==> flow/design.v <==
`timescale 1ns/1ns
 `timescale 1ns/1ns
module signed_shifter (input wire [4-1:0] i,
                       input wire signed [16:0] D,
                       output reg signed [16:0] Q);
always @ *
begin
Q = D >>> i;  
end
endmodule
 `timescale 1ns/1ns
module rotator (
    input wire clk,
    input wire rst,
    input wire signed  [16:0]    x_i,
    input wire signed  [16:0]    y_i,
    output wire signed [16:0]    x_o,
    output wire signed [16:0]    y_o
    );
    parameter integer iteration             = 0;  
    parameter signed [16:0] tangle = 0;  
    reg signed [16:0] x_1;
    reg signed [16:0] y_1;
    wire signed [16:0] x_i_shifted;
    wire signed [16:0] y_i_shifted;
    signed_shifter x_shifter(iteration,x_i,x_i_shifted);
    signed_shifter y_shifter(iteration,y_i,y_i_shifted);
    always @ (posedge clk)
        if (rst) begin
            x_1 <= 0;
            y_1 <= 0;
            end else begin
            if (y_i > 0) begin   
                x_1 <= x_i + y_i_shifted;  
                y_1 <= y_i - x_i_shifted;  
                end else begin
                x_1 <= x_i - y_i_shifted;  
                y_1 <= y_i + x_i_shifted;  
            end
        end
        assign x_o = x_1;
        assign y_o = y_1;
endmodule
 `timescale 1ns/1ns
module cordic (
    input wire clk,
    input wire rst,
    input wire                        valid_i,
    input wire signed [16:0]    x_i,
    input wire signed [16:0]    y_i,
    output wire                        valid_o,
    output wire signed [16:0]    x_o,
    output wire signed [16:0]    y_o
    );
    function [16:0] tanangle;
        input [3:0] i;
        begin
            case (i)
                4'b0000: tanangle = 17'd25735;     
                4'b0001: tanangle = 17'd15192;     
                4'b0010: tanangle = 17'd8027;      
                4'b0011: tanangle = 17'd4075;      
                4'b0100: tanangle = 17'd2045;      
                4'b0101: tanangle = 17'd1024;      
                4'b0110: tanangle = 17'd512;       
                4'b0111: tanangle = 17'd256;       
                4'b1000: tanangle = 17'd128;       
                4'b1001: tanangle = 17'd64;        
                4'b1010: tanangle = 17'd32;        
                4'b1011: tanangle = 17'd16;        
                4'b1100: tanangle = 17'd8;         
                4'b1101: tanangle = 17'd4;         
                4'b1110: tanangle = 17'd2;         
                4'b1111: tanangle = 17'd1;         
            endcase
        end
    endfunction
    wire signed [16:0] x [16-1:0];
    wire signed [16:0] y [16-1:0];
    assign x[0]    = x_i < 0  ? -x_i 
                                : x_i;
    assign y[0]    = y_i < 0  ? -y_i
                                : y_i;
    assign x_o     = x[16-1];
    assign y_o     = y[16-1];
    reg [16-2:0] valid_pipe;
    always @ (posedge clk)
        if (rst)
            valid_pipe <= 0;
        else
            valid_pipe <= {valid_pipe[16-3:0], valid_i};
    assign valid_o = valid_pipe[16-2];
    genvar i;
    generate
    for(i = 0;i<16-1;i = i+1)
    begin
        rotator #(.iteration(i), .tangle(tanangle(i))) U (clk,rst,x[i],y[i],x[i+1],y[i+1]);
    end
    endgenerate
endmodule
# Tool chain data of cordic
# Tool output for the design above before and after an edit, in the order of the flow.
# "orig" refers to lines of the RTL above, "edited" to lines of the edited file.
# "diff": "edited" minus "orig" as printed here.
# Operators carry their Yosys type and port widths (W data, S select, Z words).
# Cell names lack the library's common part.
# A cell with - has no value.
# setup
top_module,cordic
clock_port,clk
cell_library,sky130hd
corner,tt_025C_1v80

# Edit of the RTL
# The edit as a unified diff against the file above.
# The edited RTL no longer does the same as the RTL above: the edit was made by script, with no optimisation intended.
# begin of diff
@@ -25,5 +25,8 @@
     wire signed [16:0] y_i_shifted;
     signed_shifter x_shifter(iteration,x_i,x_i_shifted);
-    signed_shifter y_shifter(iteration,y_i,y_i_shifted);
+    wire signed [16:0] y_i_shifted_a, y_i_shifted_b;
+    signed_shifter y_shifter(iteration,y_i,y_i_shifted_a);
+    signed_shifter y_shifter_b (iteration, ~y_i, y_i_shifted_b);
+    assign y_i_shifted = y_i_shifted_a ^ y_i_shifted_b;
     always @ (posedge clk)
         if (rst) begin
# end of diff

# After elaboration
# Source: Yosys, flattened and elaborated. Widths are those after wreduce; folded enables and synchronous resets count as part of the registers. Registers that Yosys merges into a memory's read port (data or address) are not register bits. Print and check cells do not count. Equal cells are merged and count once.
# classes
item,orig,edited,diff
n_addsub,61,62,1
n_mul,0,0,0
div,0,0,0
compare,17,17,0
eq_ne,0,0,0
n_shift,0,0,0
n_mux,32,32,0
logic,0,30,30
reduce_logical,0,0,0
# op_table
op,orig,edited,diff
$not A17 Y17,0,15,15
$add A17 B17 Y17,1,2,1
$xor A10 B10 Y10,0,1,1
$xor A11 B11 Y11,0,1,1
$xor A12 B12 Y12,0,1,1
$xor A13 B13 Y13,0,1,1
$xor A14 B14 Y14,0,1,1
$xor A15 B15 Y15,0,1,1
$xor A16 B16 Y16,0,1,1
$xor A17 B17 Y17,0,1,1
$xor A3 B3 Y3,0,1,1
$xor A4 B4 Y4,0,1,1
$xor A5 B5 Y5,0,1,1
$xor A6 B6 Y6,0,1,1
$xor A7 B7 Y7,0,1,1
$xor A8 B8 Y8,0,1,1
$xor A9 B9 Y9,0,1,1
# Unchanged operator kinds not shown: 33.
# word_totals
item,orig,edited,diff
ff_bits,525,525,0
latchBits,0,0,0
ram_bits,0,0,0
mem_bits_ro,0,0,0
clocked_rd_ports_x_width,0,0,0
mem_count,0,0,0
inputBits,37,37,0
out_inout_bits,35,35,0

# Logic depth
# Longest topological path by Yosys (ltp), each cell counted once; first at word level (registers and memories cut), then after technology mapping (sequential cells cut; the memories' decode and read muxes count).
# logic_depth
item,orig,edited,diff
ltp_word,4,6,2
ABC_AREA,0,0,-
depth_mapped,22,23,1

# Netlist
# Source: synth_stat.txt of the flow (Yosys; design flattened, memories mapped). It holds for the ABC_AREA given above (unset counts as 0); a run with the other value may have another netlist.
# synth_totals
item,orig,edited,diff
cells,5291,4559,-732
mapped_area_um2,41622.4,37773.7,-3848.7
ffs,524,525,1
buffers,136,113,-23
# by_type
cell,orig,edited,diff
nor2_1,706,536,-170
inv_1,375,256,-119
nor3_1,211,116,-95
ha_1,560,490,-70
nand2_1,339,271,-68
xor2_1,208,143,-65
nor2b_1,131,74,-57
a21boi_0,49,4,-45
o21ai_0,261,218,-43
o21bai_1,44,81,37
nor4_1,62,94,32
a21oi_1,380,354,-26
nand4_1,22,47,25
o41ai_1,20,45,25
nand2b_1,69,45,-24
o31ai_1,66,43,-23
buf_1,21,4,-17
o311ai_0,5,22,17
# Unchanged cell types not shown: 7.
# Not every row of either side is listed.
# The figures by module come from a second, unflattened synthesis with its own total; it is not the netlist above.
# unflattened
item,orig,edited,diff
hier_cells,8881,11127,2246
hier_area_um2,75506.2,93870.0,18363.8
# Each row is one instance without its submodules.
# by_module_orig
module,n_inst,cells,area_um2,mod_seq_area_um2
signed_shifter,30,102,948.4,0.0
rotator,1,404,3181.8,680.7
rotator,1,399,3159.3,680.7
rotator,1,380,3083.0,680.7
rotator,1,380,3083.0,680.7
rotator,1,380,3083.0,680.7
rotator,1,380,3083.0,680.7
rotator,1,380,3083.0,680.7
rotator,1,380,3083.0,680.7
rotator,1,380,3083.0,680.7
rotator,1,380,3083.0,680.7
rotator,1,379,3079.2,680.7
rotator,1,370,2976.6,680.7
rotator,1,370,2976.6,680.7
# orig: Modules not listed: 3.
# by_module_edited
module,n_inst,cells,area_um2,mod_seq_area_um2
signed_shifter,45,102,948.4,0.0
rotator,1,434,3374.5,680.7
rotator,1,434,3374.5,680.7
rotator,1,434,3359.5,680.7
rotator,1,434,3359.5,680.7
rotator,1,434,3359.5,680.7
rotator,1,434,3359.5,680.7
rotator,1,434,3359.5,680.7
rotator,1,434,3359.5,680.7
rotator,1,434,3359.5,680.7
rotator,1,433,3355.7,680.7
rotator,1,422,3323.2,680.7
rotator,1,411,3313.2,680.7
rotator,1,411,3309.4,680.7
# edited: Modules not listed: 3.

# Worst setup path after synthesis
# OpenSTA on the mapped netlist: ideal clock, no wires. The path of least setup slack (recovery checks aside). Input and output delay are each 20% of the period. Register names are those of the netlist, which keeps one name where synthesis merged equal registers.
# synth_path
item,orig,edited,diff
kind,register to register,input to register,-
startpoint,register genblk1[1].U.y_1[2],input y_i[3],-
endpoint,register genblk1[2].U.x_1[16],register genblk1[0].U.y_1[16],-
clock_period_ns,4.6,4.6,0.0
in_delay_ns,-,0.920,-
setup_time_ns,0.070,0.128,0.058
launch_ns,0.000,0.920,0.920
arrival_time_ns,4.746,5.242,0.496
t_required_ns,4.530,4.472,-0.058
setup_slack_ns,-0.216,-0.770,-0.554
path_delay_ns,4.816,4.450,-0.366
path_stages,22,22,0
path_buffers,1,3,2
synth_period_reached_ns,4.816,5.37,0.554
# "path_delay_ns" = arrival - input delay + setup time.
# "path_stages": output pins that drive a net of the path, with the launching flip-flop's if there is one; two outputs of one cell count as two.
# "synth_period_reached_ns" = period - worst setup slack (recovery checks aside). The figure is calculated, with input and output delays left at 20% of the set period.
# Between the ends stands the longest chain of elaborated cells between them, by number of cells; it is not shown to be the way that was timed. Of several equally long chains one is given.
# Each line given opens the expression or statement behind the cell; cells for indexed reads and writes are added by Yosys, which also makes memories of some case tables.
# At most two assigning lines are given for a register; there are more.
# synth_between_orig
path_cell_list,dfxtp_1 > inv_1 > ha_1 > or4b_2 > nor4b_1 > nand2_1 > or3_1 > nand2b_1 > buf_1 > nor2_1 > xnor2_1 > ha_1 > nor2b_1 > o21ai_0 > a21boi_0 > o21ai_0 > a21oi_1 > a41oi_1 > a211oi_1 > o31a_1 > or3_1 > a21oi_1
elab_chain_len,2
cone_cells,4
cone_classes,add/sub (2); compare (1); mux (1)
# synth_rtl_orig
item,line_no,rtl
"start, declared",23,reg signed [16:0] y_1;
"start, assigned",35,y_1 <= y_i - x_i_shifted;
"start, assigned",38,y_1 <= y_i + x_i_shifted;
$sub A17 B15 Y17,37,x_1 <= x_i - y_i_shifted;
$mux W17,33,if (y_i > 0) begin
"end, assigned",34,x_1 <= x_i + y_i_shifted;
"end, assigned",37,
"end, declared",22,reg signed [16:0] x_1;
# synth_between_edited
path_cell_list,buf_2 > or3_4 > or4_4 > mux2_4 > a21oi_4 > nand4_2 > and2_1 > clkbuf_1 > buf_2 > nand2_1 > xnor2_1 > fa_1 > a21oi_1 > o21bai_1 > a21oi_1 > o21ai_0 > a41oi_1 > a21oi_1 > a311oi_1 > o21ai_0 > xnor2_1 > nor2_1
elab_chain_len,4
cone_cells,7
cone_classes,add/sub (3); compare (2); mux (2)
# synth_rtl_edited
item,line_no,rtl
"start, declared",53,"input wire signed [16:0]    y_i,"
$lt A17 B1 Y1,85,assign y[0]    = y_i < 0  ? -y_i
$mux W17,85,
$add A17 B17 Y17,41,y_1 <= y_i + x_i_shifted;
$mux W17,36,if (y_i > 0) begin
"end, assigned",38,y_1 <= y_i - x_i_shifted;
"end, assigned",41,
"end, declared",23,reg signed [16:0] y_1;

# Worst path after layout
# Path of least setup slack in the final report of each run of pair 1 (OpenROAD, finished layout, wires in). Where an end is a register, its clock arrival counts in the times.
# layout_path
item,orig,edited,diff
kind,register to register,input to register,-
startpoint,register genblk1[1].U.y_1[3],input y_i[5],-
endpoint,register genblk1[2].U.y_1[16],register genblk1[0].U.y_1[15],-
clock_period_ns,4.47,4.47,0.00
in_delay_ns,-,0.89,-
setup_time_ns,0.08,0.11,0.03
launch_ns,0.60,0.89,0.29
arrival_time_ns,4.78,4.74,-0.04
t_required_ns,4.99,4.96,-0.03
setup_slack_ns,0.22,0.22,0.00
path_stages,22,20,-2
path_buffers,1,1,0
# Between the ends stands the longest chain of elaborated cells between them, by number of cells; it is not shown to be the way that was timed. Of several equally long chains one is given.
# At most two assigning lines are given for a register; there are more.
# layout_between_orig
path_cell_list,dfxtp_2 > inv_2 > ha_4 > or4b_4 > nor4b_4 > nand2_1 > or3_4 > nor2b_4 > buf_6 > o21ai_1 > inv_1 > fa_1 > nor2b_1 > o21ai_0 > a21boi_1 > o21a_1 > o21ai_2 > a21oi_2 > o221ai_2 > a21oi_2 > nand4_1 > o211ai_1
elab_chain_len,2
cone_cells,4
cone_classes,add/sub (2); compare (1); mux (1)
# layout_rtl_orig
item,line_no,rtl
"start, declared",23,reg signed [16:0] y_1;
"start, assigned",35,y_1 <= y_i - x_i_shifted;
"start, assigned",38,y_1 <= y_i + x_i_shifted;
$add A17 B15 Y17,38,
$mux W17,33,if (y_i > 0) begin
"end, assigned",35,
"end, assigned",38,
"end, declared",23,
# layout_between_edited
path_cell_list,clkbuf_2 > or3_4 > or4_4 > mux2_4 > a21oi_4 > nand4_4 > and2_4 > nand2_4 > xnor2_4 > ha_4 > a21o_1 > a21oi_2 > o21bai_1 > a21o_1 > a21oi_2 > o211ai_1 > a41oi_2 > o2111ai_1 > o41ai_1 > a311o_1
elab_chain_len,4
cone_cells,7
cone_classes,add/sub (3); compare (2); mux (2)
# layout_rtl_edited
item,line_no,rtl
"start, declared",53,"input wire signed [16:0]    y_i,"
$lt A17 B1 Y1,85,assign y[0]    = y_i < 0  ? -y_i
$mux W17,85,
$add A17 B17 Y17,41,y_1 <= y_i + x_i_shifted;
$mux W17,36,if (y_i > 0) begin
"end, assigned",38,y_1 <= y_i - x_i_shifted;
"end, assigned",41,
"end, declared",23,reg signed [16:0] y_1;

# Measured runs
# Runs of the flow (Yosys, OpenROAD) on both versions; the two runs of a pair have the same settings. The constraints put input and output delay at 20% of the set period each and load the outputs with 0.01 pF.
# settings_pair_1
CORE_UTILIZATION,40
period_ns,4.47
CAP_MARGIN,20
CORE_MARGIN,2
SLEW_MARGIN,20
# results_pair_1
item,orig,edited,diff
synthesis_area_um2,41622.4,37773.7,-3848.7
dieArea_um2,106651.0,96907.7,-9743.3
layout_stdcell_area_um2,48804.3,43839.5,-4964.8
final_setup_ws_ns,0.216,0.220,0.004
final_setup_tns_ns,0.000,0.000,0.000
worst_hold_slack_ns,0.430,0.431,0.001
timing.achieved_period_ns,4.254,4.250,-0.004
# settings_pair_2
CELL_PAD_IN_SITES_GLOBAL_PLACEMENT,3
CORE_UTILIZATION,34
CTS_CLUSTER_SIZE,83
HOLD_SLACK_MARGIN,0.03
PLACE_DENSITY,0.52
SLEW_MARGIN,20
TNS_END_PERCENT,15
period_ns,7.99
CAP_MARGIN,20
CORE_MARGIN,2
# results_pair_2
item,orig,edited,diff
synthesis_area_um2,41622.4,37773.7,-3848.7
dieArea_um2,125235.0,113781.0,-11454.0
layout_stdcell_area_um2,46676.0,42625.9,-4050.1
final_setup_ws_ns,2.283,1.673,-0.610
final_setup_tns_ns,0.000,0.000,0.000
worst_hold_slack_ns,0.437,0.428,-0.009
timing.achieved_period_ns,5.707,6.317,0.610
# "timing.achieved_period_ns" is the run's clock period less its worst setup slack. It is reckoned from that one timing run; input and output delays stay at 20% of the period that was set.
